==> flow/design.v <==
`timescale 1ns / 1ps
module microprocessor(
  input             clk,
  input             sys_rst,
  input      [15:0] din,
  output     [15:0] dout,
  output     [15:0] imem_addr,
  input      [31:0] imem_data,
  output     [15:0] dmem_addr,
  output            dmem_we,
  input      [15:0] dmem_rdata,
  output            halted
);
reg [31:0] IR;             
reg [15:0] GPR [31:0];     
reg [15:0] SGPR;           
reg [15:0] PC;
reg sign, zero, overflow, carry;
reg jmp_flag;
reg stop;
localparam [2:0] idle            = 3'd0;   
localparam [2:0] fetch_inst      = 3'd1;   
localparam [2:0] dec_exec_inst   = 3'd2;   
localparam [2:0] next_inst       = 3'd3;   
localparam [2:0] sense_halt      = 3'd4;   
reg [2:0] state, next_state;
wire [15:0] src1 = GPR[IR[21:17]];
wire [15:0] src2 = IR[16] ? IR[15:0] : GPR[IR[15:11]];
wire [15:0] rdv  = GPR[IR[26:22]];
wire [16:0] sum     = {1'b0, src1} + {1'b0, src2};
wire [15:0] diff    = src1 - src2;
wire [31:0] mul_res = src1 * src2;
wire [15:0] quot    = (src2 == 16'd0) ? 16'hFFFF : (src1 / src2);
reg        wr_en;
reg [15:0] wr_val;
reg        jmp_n;
reg        stop_n;
always @(*) begin
  wr_en  = 1'b1;
  wr_val = rdv;
  jmp_n  = 1'b0;
  stop_n = 1'b0;
  case (IR[31:27])
    5'b00000 : wr_val = SGPR;
    5'b00001     : wr_val = IR[16] ? IR[15:0] : src1;
    5'b00010     : wr_val = sum[15:0];
    5'b00011     : wr_val = diff;
    5'b00100     : wr_val = mul_res[15:0];
    5'b00101     : wr_val = quot;
    5'b00110     : wr_val = src1 | src2;
    5'b00111    : wr_val = src1 & src2;
    5'b01000    : wr_val = src1 ^ src2;
    5'b01001   : wr_val = src1 ~^ src2;
    5'b01010   : wr_val = ~(src1 & src2);
    5'b01011    : wr_val = ~(src1 | src2);
    5'b01100    : wr_val = IR[16] ? ~IR[15:0] : ~src1;
    5'b01111 : wr_val = dmem_rdata;
    default  : wr_en = 1'b0;
  endcase
  case (IR[31:27])
    5'b10000        : jmp_n = 1'b1;
    5'b10001      : jmp_n = carry;
    5'b10011       : jmp_n = sign;
    5'b10101       : jmp_n = zero;
    5'b10111   : jmp_n = overflow;
    5'b10010    : jmp_n = ~carry;
    5'b10100     : jmp_n = ~sign;
    5'b10110     : jmp_n = ~zero;
    5'b11000 : jmp_n = ~overflow;
    5'b11001        : stop_n = 1'b1;
    default      : ;
  endcase
end
wire [15:0] rd_new = wr_en ? wr_val : rdv;
wire sign_n  = (IR[31:27] == 5'b00100) ? mul_res[31] : rd_new[15];
wire zero_n  = (IR[31:27] == 5'b00100) ? ~(|mul_res) : ~(|rd_new);
wire carry_n = (IR[31:27] == 5'b00010) ? sum[16] : 1'b0;
wire ovf_n   = (IR[31:27] == 5'b00010) ? ((~src1[15] & ~src2[15] & rd_new[15]) | (src1[15] & src2[15] & ~rd_new[15])) :
               (IR[31:27] == 5'b00011) ? ((~src1[15] & src2[15] & rd_new[15]) | (src1[15] & ~src2[15] & ~rd_new[15])) :
               1'b0;
always @(posedge clk) begin
  if (sys_rst)
    state <= idle;
  else
    state <= next_state;
end
always @(*) begin
  case (state)
    idle            : next_state = fetch_inst;
    fetch_inst      : next_state = dec_exec_inst;
    dec_exec_inst   : next_state = next_inst;
    next_inst       : next_state = sense_halt;
    sense_halt      : next_state = stop ? sense_halt : fetch_inst;
    default         : next_state = idle;
  endcase
end
always @(posedge clk) begin
  if (sys_rst) begin
    sign     <= 1'b0;
    zero     <= 1'b0;
    overflow <= 1'b0;
    carry    <= 1'b0;
    jmp_flag <= 1'b0;
    stop     <= 1'b0;
  end else begin
    case (state)
      idle: begin
        IR <= 32'h0;
        PC <= 16'd0;
      end
      fetch_inst: begin
        IR <= imem_data;
      end
      dec_exec_inst: begin
        if (wr_en)
          GPR[IR[26:22]] <= wr_val;
        if (IR[31:27] == 5'b00100)
          SGPR <= mul_res[31:16];
        sign     <= sign_n;
        zero     <= zero_n;
        carry    <= carry_n;
        overflow <= ovf_n;
        jmp_flag <= jmp_n;
        stop     <= stop_n;
      end
      next_inst: begin
        PC <= jmp_flag ? IR[15:0] : PC + 16'd1;
      end
      default: ;
    endcase
  end
end
assign imem_addr = PC;
assign dmem_addr = IR[15:0];
assign dmem_we   = (state == dec_exec_inst) && ((IR[31:27] == 5'b01101) || (IR[31:27] == 5'b01110));
assign dout      = (IR[31:27] == 5'b01110) ? din : src1;
assign halted    = stop;
endmodule
# Tool chain data of microprocessor
# Tool output for the design above, in the order of the flow.
# Line numbers count from 1 in the design file above.
# A cell with -- has no value.
[inputs] design="microprocessor" clk_port="clk" cell_library="sky130hd" pvt_corner="tt_025C_1v80"

# Word level
# Yosys after proc, flatten, opt, wreduce and memory -nomap, before mapping. Print and check cells are not counted. Equal cells are merged and count once.
# Memory sizes are those after Yosys's memory passes, which may raise the word count (mostly to a power of two), join words into wider ones and drop unused or constant bits.
[classes] addsub=3 multipliers=1 div_mod_pow=1 equal=29 muxes=32 bitwise=28 reduce_and_logical=13
[op_table] op="multiplier 16 x 16 -> 32 bit" count=1
[op_table] op="divider 16 x 16 -> 16 bit" count=1
[op_table] op="parallel mux 16 bit (select 14 bit)" count=1
[op_table] op="2-to-1 mux 16 bit" count=10
[op_table] op="inverter 16 bit" count=4
[op_table] op="parallel mux 32 bit (select 2 bit)" count=1
[op_table] op="== test 5 bit (second input constant)" count=10
[op_table] op="== test 5 x 4 -> 1 bit (second input constant)" count=8
[op_table] op="OR reduction 32 bit" count=1
[op_table] op="parallel mux 16 bit (select 2 bit)" count=1
[op_table] op="2-to-1 mux 5 bit" count=6
[op_table] op="== test 5 x 3 -> 1 bit (second input constant)" count=4
[op_table] op="adder 16 x 16 -> 17 bit" count=1
[op_table] op="adder 16 x 1 -> 16 bit (second input constant)" count=1
[op_table] op="subtractor 16 bit" count=1
[op_table] op="AND 16 bit" count=1
[op_table] op="OR 16 bit" count=1
[op_table] op="bitwise XNOR 16 bit" count=1
[op_table] op="XOR 16 bit" count=1
[op_table] op="zero test 16 bit" count=1
[op_table] op="OR reduction 16 bit" count=1
[op_table] op="parallel mux 3 bit (select 5 bit)" count=1
[op_table] op="OR reduction 14 bit" count=1
[op_table] op="inverter 1 bit" count=10
[op_table] op="== test 5 x 2 -> 1 bit (second input constant)" count=2
[op_table] op="2-to-1 mux 1 bit" count=10
[op_table] op="parallel mux 1 bit (select 9 bit)" count=1
[op_table] op="AND 1 bit" count=8
# Other operator kinds: 13; their cells: 17.
[word_totals] reg_bits=73 ram_bits=512 clocked_rd_ports_x_width=48 n_memories=1 input_bits=66
[memory_table] name="GPR" words=32 width=16 read_ports=3 wr=1 line=15 text="reg [15:0] GPR [31:0];"

# Longest topological paths
# Yosys ltp: most cells in a row. Word level: on the elaborated netlist, between registers, memories and ports. Mapped: between sequential cells and ports; inverters and the memories' decode and read muxes count.
[depth] depth_word=10 abc_area=0 ltp_mapped=167

# Synthesis result
# Source: synth_stat.txt of the flow (Yosys; design flattened, memories mapped). It holds for the ABC_AREA given above (unset counts as 0); a run with the other value may have another netlist.
# Totals and module areas in this step are rounded.
[synth_totals] stdcells=4449 mapped_area_um2=51000 flip_flops=602 buf_cells=264
[by_type] cell_type="sky130_fd_sc_hd__edfxtp_1" count=576 type_area_um2=1.73E+04
[by_type] cell_type="sky130_fd_sc_hd__mux4_2" count=347 type_area_um2=7.81E+03
[by_type] cell_type="sky130_fd_sc_hd__fa_1" count=196 type_area_um2=3.92E+03
[by_type] cell_type="sky130_fd_sc_hd__ha_1" count=293 type_area_um2=3.67E+03
[by_type] cell_type="sky130_fd_sc_hd__mux2i_1" count=199 type_area_um2=1991.91
[by_type] cell_type="sky130_fd_sc_hd__nand2_1" count=407 type_area_um2=1.53E+03
[by_type] cell_type="sky130_fd_sc_hd__nor2_1" count=324 type_area_um2=1.22E+03
[by_type] cell_type="sky130_fd_sc_hd__inv_1" count=320 type_area_um2=1.2E+03
[by_type] cell_type="sky130_fd_sc_hd__a21oi_1" count=182 type_area_um2=910.874
[by_type] cell_type="sky130_fd_sc_hd__o21ai_0" count=162 type_area_um2=810.778
[by_type] cell_type="sky130_fd_sc_hd__clkbuf_1" count=155 type_area_um2=581.808
[by_type] cell_type="sky130_fd_sc_hd__mux2_2" count=51 type_area_um2=574.301
[by_type] cell_type="sky130_fd_sc_hd__a22oi_1" count=76 type_area_um2=570.547
[by_type] cell_type="sky130_fd_sc_hd__dfxtp_1" count=26 type_area_um2=520.499
[by_type] cell_type="sky130_fd_sc_hd__xnor2_1" count=57 type_area_um2=499.229
[by_type] cell_type="sky130_fd_sc_hd__nor3_1" count=84 type_area_um2=420.403
[by_type] cell_type="sky130_fd_sc_hd__nand3_1" count=67 type_area_um2=335.322
[by_type] cell_type="sky130_fd_sc_hd__o21a_1" count=44 type_area_um2=330.317
# Not listed: further types 94, cells in them 883.

# Path before layout
# Path of least setup slack by OpenSTA after synthesis, without wires, with an ideal clock, recovery checks aside; 20% of the period is set as input and as output delay. Where synthesis merged equal registers, the netlist keeps one of their names.
[synth_path] kind="flip-flop to flip-flop" from="register (name not given)" to="register zero" clock_period_ns=30.0 setup_time_ns=0.127 t_first_pin_ns=0.000 arrival_time_ns=32.231 setup_slack_ns=-2.358 delay_ns=32.358 driving_pins=155 n_path_buf=19 synth_period_reached_ns=32.358
# "delay_ns" = arrival - input delay + setup time.
# "driving_pins": output pins that drive a net of the path, with the launching flip-flop's if there is one; two outputs of one cell count as two.
# "synth_period_reached_ns" is the clock period less the worst setup slack; recovery checks do not enter. This is arithmetic on one report: input and output delays are still those of the set period (20% each).
[synth_via] path_cell_list="sky130_fd_sc_hd__dfxtp_1 > sky130_fd_sc_hd__buf_4 > sky130_fd_sc_hd__buf_6 > sky130_fd_sc_hd__buf_6 > sky130_fd_sc_hd__buf_6 > sky130_fd_sc_hd__buf_2 > sky130_fd_sc_hd__buf_2 > sky130_fd_sc_hd__buf_2 > sky130_fd_sc_hd__mux4_2 > sky130_fd_sc_hd__a22oi_1 > sky130_fd_sc_hd__nand3_1 > sky130_fd_sc_hd__a221oi_1 > sky130_fd_sc_hd__clkbuf_1 > sky130_fd_sc_hd__ha_1 > sky130_fd_sc_hd__a22oi_1 > sky130_fd_sc_hd__ha_1 > sky130_fd_sc_hd__o21a_1 > sky130_fd_sc_hd__nor2_1 > [119 not listed] > sky130_fd_sc_hd__o31ai_1 > sky130_fd_sc_hd__a21oi_1 > sky130_fd_sc_hd__clkbuf_1 > sky130_fd_sc_hd__clkbuf_1 > sky130_fd_sc_hd__mux2i_1 > sky130_fd_sc_hd__ha_1 > sky130_fd_sc_hd__a21boi_0 > sky130_fd_sc_hd__o21a_1 > sky130_fd_sc_hd__o21ai_0 > sky130_fd_sc_hd__a21oi_1 > sky130_fd_sc_hd__o211a_1 > sky130_fd_sc_hd__o21ai_0 > sky130_fd_sc_hd__a21oi_1 > sky130_fd_sc_hd__o31ai_1 > sky130_fd_sc_hd__a31oi_1 > sky130_fd_sc_hd__nor4_1 > sky130_fd_sc_hd__o21ai_1 > sky130_fd_sc_hd__o211ai_1"
[synth_rtl] element="end: assignment" line=100 text="zero     <= 1'b0;"
[synth_rtl] element="end: assignment" line=120 text="zero     <= zero_n;"
[synth_rtl] element="end: declaration" line=18 text="reg sign, zero, overflow, carry;"
# No chain of elaborated cells between the ends is given.
# Nets of the timed path that keep an RTL name, with a line that drives or declares them; the list need not be complete.
[synth_named_nets] net="wr_val[0]" line=43 text="case (IR[31:27])"

# Path in the finished layout
# Path of least setup slack in the final report of flow run 2 (OpenROAD, finished layout, wires in). Where an end is a register, its clock arrival counts in the times.
[layout_path] kind="flip-flop to flip-flop" from="register (name not given)" to="memory GPR[10][0]" clock_period_ns=29.4 setup_time_ns=0.25 t_first_pin_ns=0.63 arrival_time_ns=30.09 setup_slack_ns=-0.32 driving_pins=135 n_path_buf=13
[layout_via] path_cell_list="sky130_fd_sc_hd__dfxtp_4 > sky130_fd_sc_hd__buf_12 > sky130_fd_sc_hd__buf_12 > sky130_fd_sc_hd__mux2i_1 > sky130_fd_sc_hd__a22o_1 > sky130_fd_sc_hd__a221oi_1 > sky130_fd_sc_hd__buf_4 > sky130_fd_sc_hd__o21ai_0 > sky130_fd_sc_hd__buf_4 > sky130_fd_sc_hd__o2111ai_2 > sky130_fd_sc_hd__or4_4 > sky130_fd_sc_hd__nor3_4 > sky130_fd_sc_hd__a22oi_2 > sky130_fd_sc_hd__ha_1 > sky130_fd_sc_hd__o21a_1 > sky130_fd_sc_hd__nor2_1 > sky130_fd_sc_hd__or3_4 > sky130_fd_sc_hd__nor2_4 > [99 not listed] > sky130_fd_sc_hd__ha_1 > sky130_fd_sc_hd__a21oi_1 > sky130_fd_sc_hd__a21boi_1 > sky130_fd_sc_hd__o31ai_2 > sky130_fd_sc_hd__a211oi_2 > sky130_fd_sc_hd__o31ai_2 > sky130_fd_sc_hd__a21oi_2 > sky130_fd_sc_hd__buf_4 > sky130_fd_sc_hd__inv_1 > sky130_fd_sc_hd__mux2_2 > sky130_fd_sc_hd__a41oi_1 > sky130_fd_sc_hd__buf_4 > sky130_fd_sc_hd__ha_1 > sky130_fd_sc_hd__a21o_1 > sky130_fd_sc_hd__a21o_1 > sky130_fd_sc_hd__a211oi_2 > sky130_fd_sc_hd__a31oi_4 > sky130_fd_sc_hd__clkbuf_16"
[layout_rtl] element="end: declaration" line=15 text="reg [15:0] GPR [31:0];"
# No chain of elaborated cells between the ends is given.
# Nets of the timed path that keep an RTL name, with a line that drives or declares them; the list need not be complete.
[layout_named_nets] net="wr_val[0]" line=43 text="case (IR[31:27])"

# Module microprocessor, platform sky130hd: 5 stored runs of the flow (Yosys, OpenROAD) with differing settings, in no particular order. Input and output delays are each 20% of the period that was set; the output load is 0.01 pF.
# "achievedPeriod_ns" is the run's clock period less its worst setup slack. It is reckoned from that one timing run; input and output delays stay at 20% of the period that was set.
# By "worst_path_ns" is meant the share of the clock period that the worst setup path is allowed (20% is reserved at inputs, 20% at outputs), minus its slack. Clock arrival times at its registers enter into it.
# "total_power_mw": no workload was simulated; the value follows from the tool's default switching activity.
# Measured values are rounded.
run="flow run 1" settings ABC_AREA=0 CAP_MARGIN=10 CELL_PAD_IN_SITES_GLOBAL_PLACEMENT=3 CORE_ASPECT_RATIO=0.78 CORE_UTILIZATION=71 GPL_ROUTABILITY_DRIVEN=0 MAX_ROUTING_LAYER="met5" PLACE_DENSITY_LB_ADDON=0.29 TNS_END_PERCENT=25 period_ns=17.6 CORE_MARGIN=2 SLEW_MARGIN=20
run="flow run 1" outcome="not finished: placement ended with error FLW-0024"
run="flow run 2" settings CORE_UTILIZATION=30 SETUP_SLACK_MARGIN=-2.0 period_ns=29.4 CAP_MARGIN=20 CORE_MARGIN=2 SLEW_MARGIN=20
run="flow run 2" results total_power_mw=8.0 setupTns_ns=-10 worst_path_ns=29.72 path_kind="flip-flop to flip-flop" timing.hold.ws_ns=0.48 cell_area_final_um2=62000 die_area_um2=170000 synth_chip_area_um2=51000 final_setup_ws_ns=-0.32 achievedPeriod_ns=29.718 post_route_util_pct=37
run="flow run 3" settings ABC_AREA=0 CAP_MARGIN=5 CELL_PAD_IN_SITES_GLOBAL_PLACEMENT=1 CORE_ASPECT_RATIO=0.92 CORE_UTILIZATION=25 CTS_CLUSTER_DIAMETER=183 CTS_CLUSTER_SIZE=49 GPL_ROUTABILITY_DRIVEN=1 GPL_TIMING_DRIVEN=0 HOLD_SLACK_MARGIN=-0.01 MAX_ROUTING_LAYER="met4" PLACE_DENSITY_LB_ADDON=0.26 SETUP_SLACK_MARGIN=2.2 SLEW_MARGIN=5 TNS_END_PERCENT=10 period_ns=25.8 CORE_MARGIN=2
run="flow run 3" results total_power_mw=8.7 setupTns_ns=-380 worst_path_ns=31.22 path_kind="flip-flop to flip-flop" timing.hold.ws_ns=0.47 cell_area_final_um2=62000 die_area_um2=210000 synth_chip_area_um2=51000 final_setup_ws_ns=-5.4 achievedPeriod_ns=31.218 post_route_util_pct=31
run="flow run 4" settings ABC_AREA=0 CAP_MARGIN=5 CELL_PAD_IN_SITES_GLOBAL_PLACEMENT=1 CORE_ASPECT_RATIO=0.92 CORE_UTILIZATION=25 CTS_CLUSTER_DIAMETER=334 CTS_CLUSTER_SIZE=49 GPL_ROUTABILITY_DRIVEN=1 GPL_TIMING_DRIVEN=0 HOLD_SLACK_MARGIN=0.22 PLACE_DENSITY_LB_ADDON=0.26 SETUP_SLACK_MARGIN=-0.78 SLEW_MARGIN=0 period_ns=25.8 CORE_MARGIN=2
run="flow run 4" results total_power_mw=8.5 setupTns_ns=-550 worst_path_ns=32.66 path_kind="flip-flop to flip-flop" timing.hold.ws_ns=0.47 cell_area_final_um2=60000 die_area_um2=210000 synth_chip_area_um2=51000 final_setup_ws_ns=-6.9 achievedPeriod_ns=32.658 post_route_util_pct=30
run="flow run 5" settings ABC_AREA=0 CAP_MARGIN=15 CELL_PAD_IN_SITES_DETAIL_PLACEMENT=0 CELL_PAD_IN_SITES_GLOBAL_PLACEMENT=1 CORE_ASPECT_RATIO=0.62 CORE_MARGIN=10 CORE_UTILIZATION=31 CTS_CLUSTER_DIAMETER=67 PLACE_DENSITY_LB_ADDON=0.1 period_ns=45.3 SLEW_MARGIN=20
run="flow run 5" results total_power_mw=5.2 setupTns_ns=0.000 worst_path_ns=40.04 path_kind="flip-flop to flip-flop" timing.hold.ws_ns=0.45 cell_area_final_um2=57000 die_area_um2=180000 synth_chip_area_um2=51000 final_setup_ws_ns=5.3 achievedPeriod_ns=40.036 post_route_util_pct=35
